==> flow/design.v <==
`default_nettype none
module cordic
( input  var [15:0] i_qph  
, output var [15:0] o_sin  
);
logic [15:0] i_x;
logic [15:0] i_y;
always_comb i_x = i_qph[15] ? 16'h0000 : 16'hDBD9;
always_comb i_y = i_qph[15] ? 16'hDBD9 : 16'h0000;
logic [22:0] cordic_angle [0:18];
always_comb cordic_angle[ 0] = 23'h25C80A;  
always_comb cordic_angle[ 1] = 23'h13F670;  
always_comb cordic_angle[ 2] = 23'h0A2223;  
always_comb cordic_angle[ 3] = 23'h05161A;  
always_comb cordic_angle[ 4] = 23'h028BAF;  
always_comb cordic_angle[ 5] = 23'h0145EC;  
always_comb cordic_angle[ 6] = 23'h00A2F8;  
always_comb cordic_angle[ 7] = 23'h00517C;  
always_comb cordic_angle[ 8] = 23'h0028BE;  
always_comb cordic_angle[ 9] = 23'h00145F;  
always_comb cordic_angle[10] = 23'h000A2F;  
always_comb cordic_angle[11] = 23'h000517;  
always_comb cordic_angle[12] = 23'h00028B;  
always_comb cordic_angle[13] = 23'h000145;  
always_comb cordic_angle[14] = 23'h0000A2;  
always_comb cordic_angle[15] = 23'h000051;  
always_comb cordic_angle[16] = 23'h000028;  
always_comb cordic_angle[17] = 23'h000014;  
always_comb cordic_angle[18] = 23'h00000A;  
/*verilator lint_off UNOPTFLAT*/
logic [18:0] x [0:19];
logic [18:0] y [0:19];
logic [22:0] p [0:19];
/*verilator lint_on UNOPTFLAT*/
always_comb x[0] = {1'b0, i_x, {2{1'b0}}};
always_comb y[0] = {1'b0, i_y, {2{1'b0}}};
always_comb p[0] = {i_qph, {7{1'b0}}};
/*verilator lint_off ALWCOMBORDER*/
for (genvar i = 0; i < 19; i = i + 1) begin: l_cordic_steps
  always_comb
    if (p[i][22]) begin
      x[i+1] = x[i] + (y[i] >>> (i+1));
      y[i+1] = y[i] - (x[i] >>> (i+1));
      p[i+1] = p[i] + cordic_angle[i];
    end else begin
      x[i+1] = x[i] - (y[i] >>> (i+1));
      y[i+1] = y[i] + (x[i] >>> (i+1));
      p[i+1] = p[i] - cordic_angle[i];
    end
end
/*verilator lint_on ALWCOMBORDER*/
always_comb
  if (i_qph > 16'd65508)   o_sin = 16'hFFFE;
  else if (i_qph < 16'd32) o_sin = i_qph + (i_qph >> 1);
  else                     o_sin = y[19][17:2];
endmodule
`default_nettype none
module saw2sin
( input  var        i_clk
, input  var [15:0] i_saw
, output var [15:0] o_sin
);
logic invert;
always_comb invert = i_saw[15];
logic reverse;
always_comb reverse = i_saw[14];
logic [15:0] qsaw;
always_comb qsaw = reverse
  ? {~i_saw[13:0], 2'b11}  
  : {i_saw[13:0], 2'b01};  
logic [15:0] qsin;
cordic cordic
( .i_qph (qsaw)
, .o_sin (qsin)
);
logic [16:0] sin;
always_ff @(posedge i_clk) sin <= reverse
  ? (invert ? ~{1'b1, qsin[15:0]}           
            : {1'b1, qsin[15:0]} + 17'd1)   
  : (invert ? ~{1'b1, qsin[15:0]} + 17'd2   
            : {1'b1, qsin[15:0]} + 17'd0);  
always_comb o_sin = sin[16:1];
endmodule
* Tool chain data of saw2sin
What the tools print for saw2sin, step after step. Line numbers count from 1 in the design file above. Operators carry their Yosys type and port widths (W data, S select, Z words). Library cell names are shortened. A cell with n/a has no value.
Inputs: top saw2sin, clock port i_clk, cell library sky130hd, corner tt_025C_1v80

* Word-level counts
Counts by Yosys on the flattened word-level netlist (proc, flatten, opt, wreduce). Print and check cells are left out. Cells with the same type and inputs are merged into one.
Word-level totals: flip-flop bits (word level) 17, bits in latches 0, memory bits (writable) 0, ROM bits 0, word width x clocked read ports 0, memory cells 0, bits of input ports 17, output and inout bits 16, elaborated cells 172
Cells by class: add/subtract/negate cells 107, $mul 0, divide/modulo/power cells 0, magnitude comparators 2, equal/unequal tests 0, shift operators 0, muxes and demuxes 60, bitwise logic cells 2, reduce/logical cells 0
Operators with widths (number):
- $mux W19 | 33
- $mux W23 | 17
- $mux W16 | 5
- $mux W17 | 3
- $add A18 B17 Y19 | 2
- $sub A18 B17 Y19 | 2
- $add A19 B10 Y19 | 2
- $sub A19 B10 Y19 | 2
- $add A19 B11 Y19 | 2
- $sub A19 B11 Y19 | 2
- $add A19 B12 Y19 | 2
- $sub A19 B12 Y19 | 2
- $add A19 B13 Y19 | 2
- $sub A19 B13 Y19 | 2
- $add A19 B14 Y19 | 2
- $sub A19 B14 Y19 | 2
- $add A19 B15 Y19 | 2
- $sub A19 B15 Y19 | 2
- $add A19 B16 Y19 | 2
- $sub A19 B16 Y19 | 2
- $add A19 B17 Y19 | 2
- $sub A19 B17 Y19 | 2
- $add A19 B3 Y19 | 2
- $sub A19 B3 Y19 | 2
- $add A19 B4 Y19 | 2
- $sub A19 B4 Y19 | 2
- $add A19 B5 Y19 | 2
- $sub A19 B5 Y19 | 2
Other operator kinds: 56; their cells: 65.

* Longest topological paths
Depth = most cells in a row (Yosys ltp): at word level without a register or memory, in the mapped netlist without a sequential cell, where the memories' decode and read muxes count.
Depth: depth in word-level cells 45, ABC_AREA 0, gate-level depth with buffers 347, mapped depth without buffers 320

* Mapped cells and area
The flow's flattened synthesis, as Yosys stat reports it; memories are mapped. The netlist is that of the ABC_AREA named above (0 if unset); the other value can give another one. The area totals of this step are shown rounded.
Synthesis totals: cell count 6061, mapped area 44100 µm², sequential area 320 µm², mapped flip-flops 16, buffer cells 104
Cell types:
- ha_1 | number 933, total area 1.17E+04 µm²
- xnor2_1 | number 624, total area 5.47E+03 µm²
- a21oi_1 | number 639, total area 3.2E+03 µm²
- xor2_1 | number 287, total area 2.51E+03 µm²
- inv_1 | number 577, total area 2.17E+03 µm²
- o21bai_1 | number 281, total area 2.11E+03 µm²
- a21o_1 | number 262, total area 1.97E+03 µm²
- nor2_1 | number 473, total area 1.78E+03 µm²
- o21ai_0 | number 346, total area 1.73E+03 µm²
- nand2_1 | number 291, total area 1.09E+03 µm²
- fa_1 | number 35, total area 700.672 µm²
- nand2b_1 | number 110, total area 688.16 µm²
- nor2b_1 | number 90, total area 563.04 µm²
- nor3_1 | number 112, total area 560.538 µm²
- o21a_1 | number 61, total area 457.939 µm²
- a31oi_1 | number 69, total area 431.664 µm²
- a21boi_0 | number 53, total area 397.882 µm²
- nand3_1 | number 76, total area 380.365 µm²
Other cell types: 108; their cells: 742. By module: a second synthesis without flattening, with its own total; a netlist apart from the flattened one above.
Unflattened totals: cell total of the unflattened synthesis 5877, area (unflattened synthesis) 43000 µm²
Rows give one instance, submodules left out.
Modules:
- cordic | times used 1, cells 5755, area 41900 µm², sequential area 0.0 µm²
- saw2sin | times used 1, cells 122, area 1100 µm², sequential area 320 µm²

* Timing after synthesis
Path of least setup slack by OpenSTA after synthesis, without wires, with an ideal clock, recovery checks aside; 20% of the period is set as input and as output delay. Where synthesis merged equal registers, the netlist keeps one of their names.
Timing path after synthesis: path type input-to-reg, start input i_saw[13], end register sin[16], period 70.0 ns, external input delay 14.000 ns, setup time 0.059 ns, time at the first pin 14.000 ns, arrival 73.189 ns, data required time 69.941 ns, path slack -3.248 ns, delay of the path 59.248 ns, stages on the path 336, path buffers 31, synthesis period reached 73.248 ns
"delay of the path" is the arrival time less input delay plus setup time. "stages on the path": output pins that drive a net of the path, with the launching flip-flop's if there is one; two outputs of one cell count as two. "synthesis period reached" = period - worst setup slack (recovery checks aside). The figure is calculated, with input and output delays left at 20% of the set period. Between the ends stands the longest chain of elaborated cells between them, by number of cells; it is not shown to be the way that was timed. Of several equally long chains one is given. A line is the first line of the expression or statement that the cell stems from. Yosys adds cells for indexed reads and writes and turns some case tables into memories.
Between the ends, after synthesis: path through buf_4 -> xnor2_2 -> buf_4 -> clkbuf_1 -> inv_1 -> ha_1 -> buf_1 -> nand3_1 -> nor4_1 -> mux2i_1 -> and2_1 -> nand2_2 -> clkinv_2 -> ha_1 -> nand4_1 -> or3_4 -> a2bb2oi_4 -> nand2_4 -> [300 not listed] -> a21oi_1 -> nor2b_1 -> o21ai_0 -> ha_1 -> clkbuf_1 -> a21oi_1 -> nor2b_1 -> a2111oi_0 -> nor2_1 -> nor2_1 -> nor2b_1 -> a31oi_1 -> inv_1 -> or4_1 -> a311oi_2 -> and3b_1 -> a41oi_1 -> and2_1, cells in the longest elaborated chain 45, elaborated cells between the ends (all ways) 171, those cells by class 107 x add/sub; 2 x compare; 60 x mux; 2 x logic
RTL lines, path after synthesis:
- from (decl) | RTL line 60 | , input  var [15:0] i_saw
- $not A14 Y14 | RTL line 69 | ? {~i_saw[13:0], 2'b11}
- $mux W16 | RTL line 68 | always_comb qsaw = reverse
- $mux W16 | RTL line 8 | always_comb i_x = i_qph[15] ? 16'h0000 : 16'hDBD9;
- $sub A18 B17 Y19 | RTL line 46 | x[i+1] = x[i] - (y[i] >>> (i+1));
- $mux W19 | RTL line 41 | if (p[i][22]) begin
- $add A19 B17 Y19 | RTL line 47 | y[i+1] = y[i] + (x[i] >>> (i+1));
- $mux W19 | RTL line 41
- [31 not listed]
- $mux W18 | RTL line 41
- $mux W16 | RTL line 54 | else if (i_qph < 16'd32) o_sin = i_qph + (i_qph >> 1);
- $mux W16 | RTL line 53 | if (i_qph > 16'd65508)   o_sin = 16'hFFFE;
- $not A17 Y17 | RTL line 80 | : (invert ? ~{1'b1, qsin[15:0]} + 17'd2
- $add A17 B2 Y17 | RTL line 80
- $mux W17 | RTL line 80
- $mux W17 | RTL line 77 | always_ff @(posedge i_clk) sin <= reverse
- to (assign) | RTL line 77
- to (decl) | RTL line 76 | logic [16:0] sin;

* Path in the finished layout
Path of least setup slack in the final report of run 2 (OpenROAD, finished layout, wires in). Where an end is a register, its clock arrival counts in the times.
Timing path after layout: path type input-to-reg, start input i_saw[13], end register sin[15], period 55.4 ns, external input delay 11.08 ns, setup time 0.09 ns, time at the first pin 11.08 ns, arrival 70.83 ns, data required time 55.58 ns, path slack -15.25 ns, stages on the path 299, path buffers 31
Between the ends stands the longest chain of elaborated cells between them, by number of cells; it is not shown to be the way that was timed. Of several equally long chains one is given.
Between the ends, after layout: path through buf_8 -> xnor2_4 -> buf_4 -> nand2_2 -> nor2_2 -> nor2_1 -> o211ai_1 -> a211oi_2 -> a21oi_1 -> o21bai_1 -> a21o_1 -> a21oi_2 -> xnor2_1 -> ha_1 -> nand4_1 -> or3_4 -> a2bb2oi_4 -> nand2_4 -> [263 not listed] -> o21ai_4 -> buf_12 -> buf_6 -> ha_4 -> a21oi_2 -> nor2b_2 -> a2111oi_4 -> nor2_2 -> nor2_2 -> nor2b_2 -> a31oi_4 -> inv_2 -> or4_4 -> a311oi_2 -> o2111a_2 -> a41oi_2 -> a31oi_1 -> xnor2_1, cells in the longest elaborated chain 45, elaborated cells between the ends (all ways) 171, those cells by class 107 x add/sub; 2 x compare; 60 x mux; 2 x logic
RTL lines, path after layout:
- from (decl) | RTL line 60 | , input  var [15:0] i_saw
- $not A14 Y14 | RTL line 69 | ? {~i_saw[13:0], 2'b11}
- $mux W16 | RTL line 68 | always_comb qsaw = reverse
- $mux W16 | RTL line 8 | always_comb i_x = i_qph[15] ? 16'h0000 : 16'hDBD9;
- $sub A18 B17 Y19 | RTL line 46 | x[i+1] = x[i] - (y[i] >>> (i+1));
- $mux W19 | RTL line 41 | if (p[i][22]) begin
- $add A19 B17 Y19 | RTL line 47 | y[i+1] = y[i] + (x[i] >>> (i+1));
- $mux W19 | RTL line 41
- [31 not listed]
- $mux W18 | RTL line 41
- $mux W16 | RTL line 54 | else if (i_qph < 16'd32) o_sin = i_qph + (i_qph >> 1);
- $mux W16 | RTL line 53 | if (i_qph > 16'd65508)   o_sin = 16'hFFFE;
- $not A17 Y17 | RTL line 80 | : (invert ? ~{1'b1, qsin[15:0]} + 17'd2
- $add A17 B2 Y17 | RTL line 80
- $mux W17 | RTL line 80
- $mux W17 | RTL line 77 | always_ff @(posedge i_clk) sin <= reverse
- to (assign) | RTL line 77
- to (decl) | RTL line 76 | logic [16:0] sin;

FLOW RESULTS
============

saw2sin through Yosys and OpenROAD on sky130hd: 3 stored runs, unordered, with their settings and measured results. The constraints put input and output delay at 20% of the set period each and load the outputs with 0.01 pF.
By "achieved clock period" is meant the clock period of the run minus its worst setup slack. This is arithmetic on one report: input and output delays are still those of the set period (20% each).
"allowed time less slack (worst setup path)" means the part of the period allowed to the worst setup path (the constraints hold back 20% at inputs and 20% at outputs) less its slack; where the path has registers, the arrival times of their clocks count too.
Values from the reports are rounded here.

[run 1] flow files
==> flow/run.sh <==
#!/bin/bash
# the make line also repeats the synthesis and layout settings of config.mk as NAME=value (left out here)
make -C /OpenROAD-flow-scripts/flow DESIGN_CONFIG=/design/flow/config.mk WORK_HOME=/design/flow/orfs CLKGATE_MAP_FILE= finish
==> flow/config.mk <==
export PLATFORM = sky130hd
export DESIGN_NAME = saw2sin
export DESIGN_NICKNAME = saw2sin
export VERILOG_FILES = /design/flow/design.v
export SDC_FILE = /design/flow/constraint.sdc
export NUM_CORES = 4
export LEC_CHECK = 0
export ABC_AREA = 0
export CAP_MARGIN = 10
export CELL_PAD_IN_SITES_DETAIL_PLACEMENT = 2
export CELL_PAD_IN_SITES_GLOBAL_PLACEMENT = 1
export CORE_ASPECT_RATIO = 1.35
export CORE_MARGIN = 6
export CORE_UTILIZATION = 28
export CTS_CLUSTER_SIZE = 60
export GPL_ROUTABILITY_DRIVEN = 1
export GPL_TIMING_DRIVEN = 1
export HOLD_SLACK_MARGIN = -0.09
export MIN_ROUTING_LAYER = met2
export PLACE_DENSITY = 0.83
export SETUP_SLACK_MARGIN = 2.98
export SLEW_MARGIN = 20
==> flow/constraint.sdc <==
create_clock -name core_clock -period 55.4 [get_ports {i_clk}]
set_input_delay 11.0800 -clock core_clock [delete_from_list [all_inputs] [get_ports {i_clk}]]
set_output_delay 11.0800 -clock core_clock [all_outputs]
set_load 0.01 [all_outputs]

[run 1] result: not finished: routing ended with error GRT-0116

[run 2] flow files
==> flow/run.sh <==
#!/bin/bash
# the make line also repeats the synthesis and layout settings of config.mk as NAME=value (left out here)
make -C /OpenROAD-flow-scripts/flow DESIGN_CONFIG=/design/flow/config.mk WORK_HOME=/design/flow/orfs CLKGATE_MAP_FILE= finish
==> flow/config.mk <==
export PLATFORM = sky130hd
export DESIGN_NAME = saw2sin
export DESIGN_NICKNAME = saw2sin
export VERILOG_FILES = /design/flow/design.v
export SDC_FILE = /design/flow/constraint.sdc
export NUM_CORES = 4
export LEC_CHECK = 0
export ABC_AREA = 0
export CAP_MARGIN = 10
export CELL_PAD_IN_SITES_DETAIL_PLACEMENT = 2
export CORE_MARGIN = 2
export CORE_UTILIZATION = 28
export GPL_ROUTABILITY_DRIVEN = 0
export GPL_TIMING_DRIVEN = 1
export PLACE_DENSITY_LB_ADDON = 0.04
export SETUP_SLACK_MARGIN = 2.98
export SLEW_MARGIN = 20
==> flow/constraint.sdc <==
create_clock -name core_clock -period 55.4 [get_ports {i_clk}]
set_input_delay 11.0800 -clock core_clock [delete_from_list [all_inputs] [get_ports {i_clk}]]
set_output_delay 11.0800 -clock core_clock [all_outputs]
set_load 0.01 [all_outputs]

[run 2] result: post-route worst hold slack 11.6 ns; lowest setup slack -15.2 ns; area inside the die boundary 161000 µm²; setup TNS -238 ns; allowed time less slack (worst setup path) 59.57 ns; worst setup path kind input-to-reg; standard-cell area after routing 80100 µm²; utilization after layout 51.2 %; mapped cell area after synthesis 44100 µm²; achieved clock period 70.646 ns

[run 3] flow files
==> flow/run.sh <==
#!/bin/bash
# the make line also repeats the synthesis and layout settings of config.mk as NAME=value (left out here)
make -C /OpenROAD-flow-scripts/flow DESIGN_CONFIG=/design/flow/config.mk WORK_HOME=/design/flow/orfs CLKGATE_MAP_FILE= finish
==> flow/config.mk <==
export PLATFORM = sky130hd
export DESIGN_NAME = saw2sin
export DESIGN_NICKNAME = saw2sin
export VERILOG_FILES = /design/flow/design.v
export SDC_FILE = /design/flow/constraint.sdc
export NUM_CORES = 4
export LEC_CHECK = 0
export ABC_AREA = 1
export CAP_MARGIN = 35
export CELL_PAD_IN_SITES_DETAIL_PLACEMENT = 2
export CELL_PAD_IN_SITES_GLOBAL_PLACEMENT = 1
export CORE_ASPECT_RATIO = 1.35
export CORE_MARGIN = 2
export CORE_UTILIZATION = 28
export CTS_CLUSTER_DIAMETER = 37
export CTS_CLUSTER_SIZE = 60
export GPL_ROUTABILITY_DRIVEN = 1
export GPL_TIMING_DRIVEN = 0
export HOLD_SLACK_MARGIN = -0.09
export MAX_ROUTING_LAYER = met4
export MIN_ROUTING_LAYER = met2
export PLACE_DENSITY = 0.83
export SETUP_SLACK_MARGIN = 2.98
export SLEW_MARGIN = 20
==> flow/constraint.sdc <==
create_clock -name core_clock -period 45.6 [get_ports {i_clk}]
set_input_delay 9.1200 -clock core_clock [delete_from_list [all_inputs] [get_ports {i_clk}]]
set_output_delay 9.1200 -clock core_clock [all_outputs]
set_load 0.01 [all_outputs]

[run 3] result: not finished: routing ended with error GRT-0116
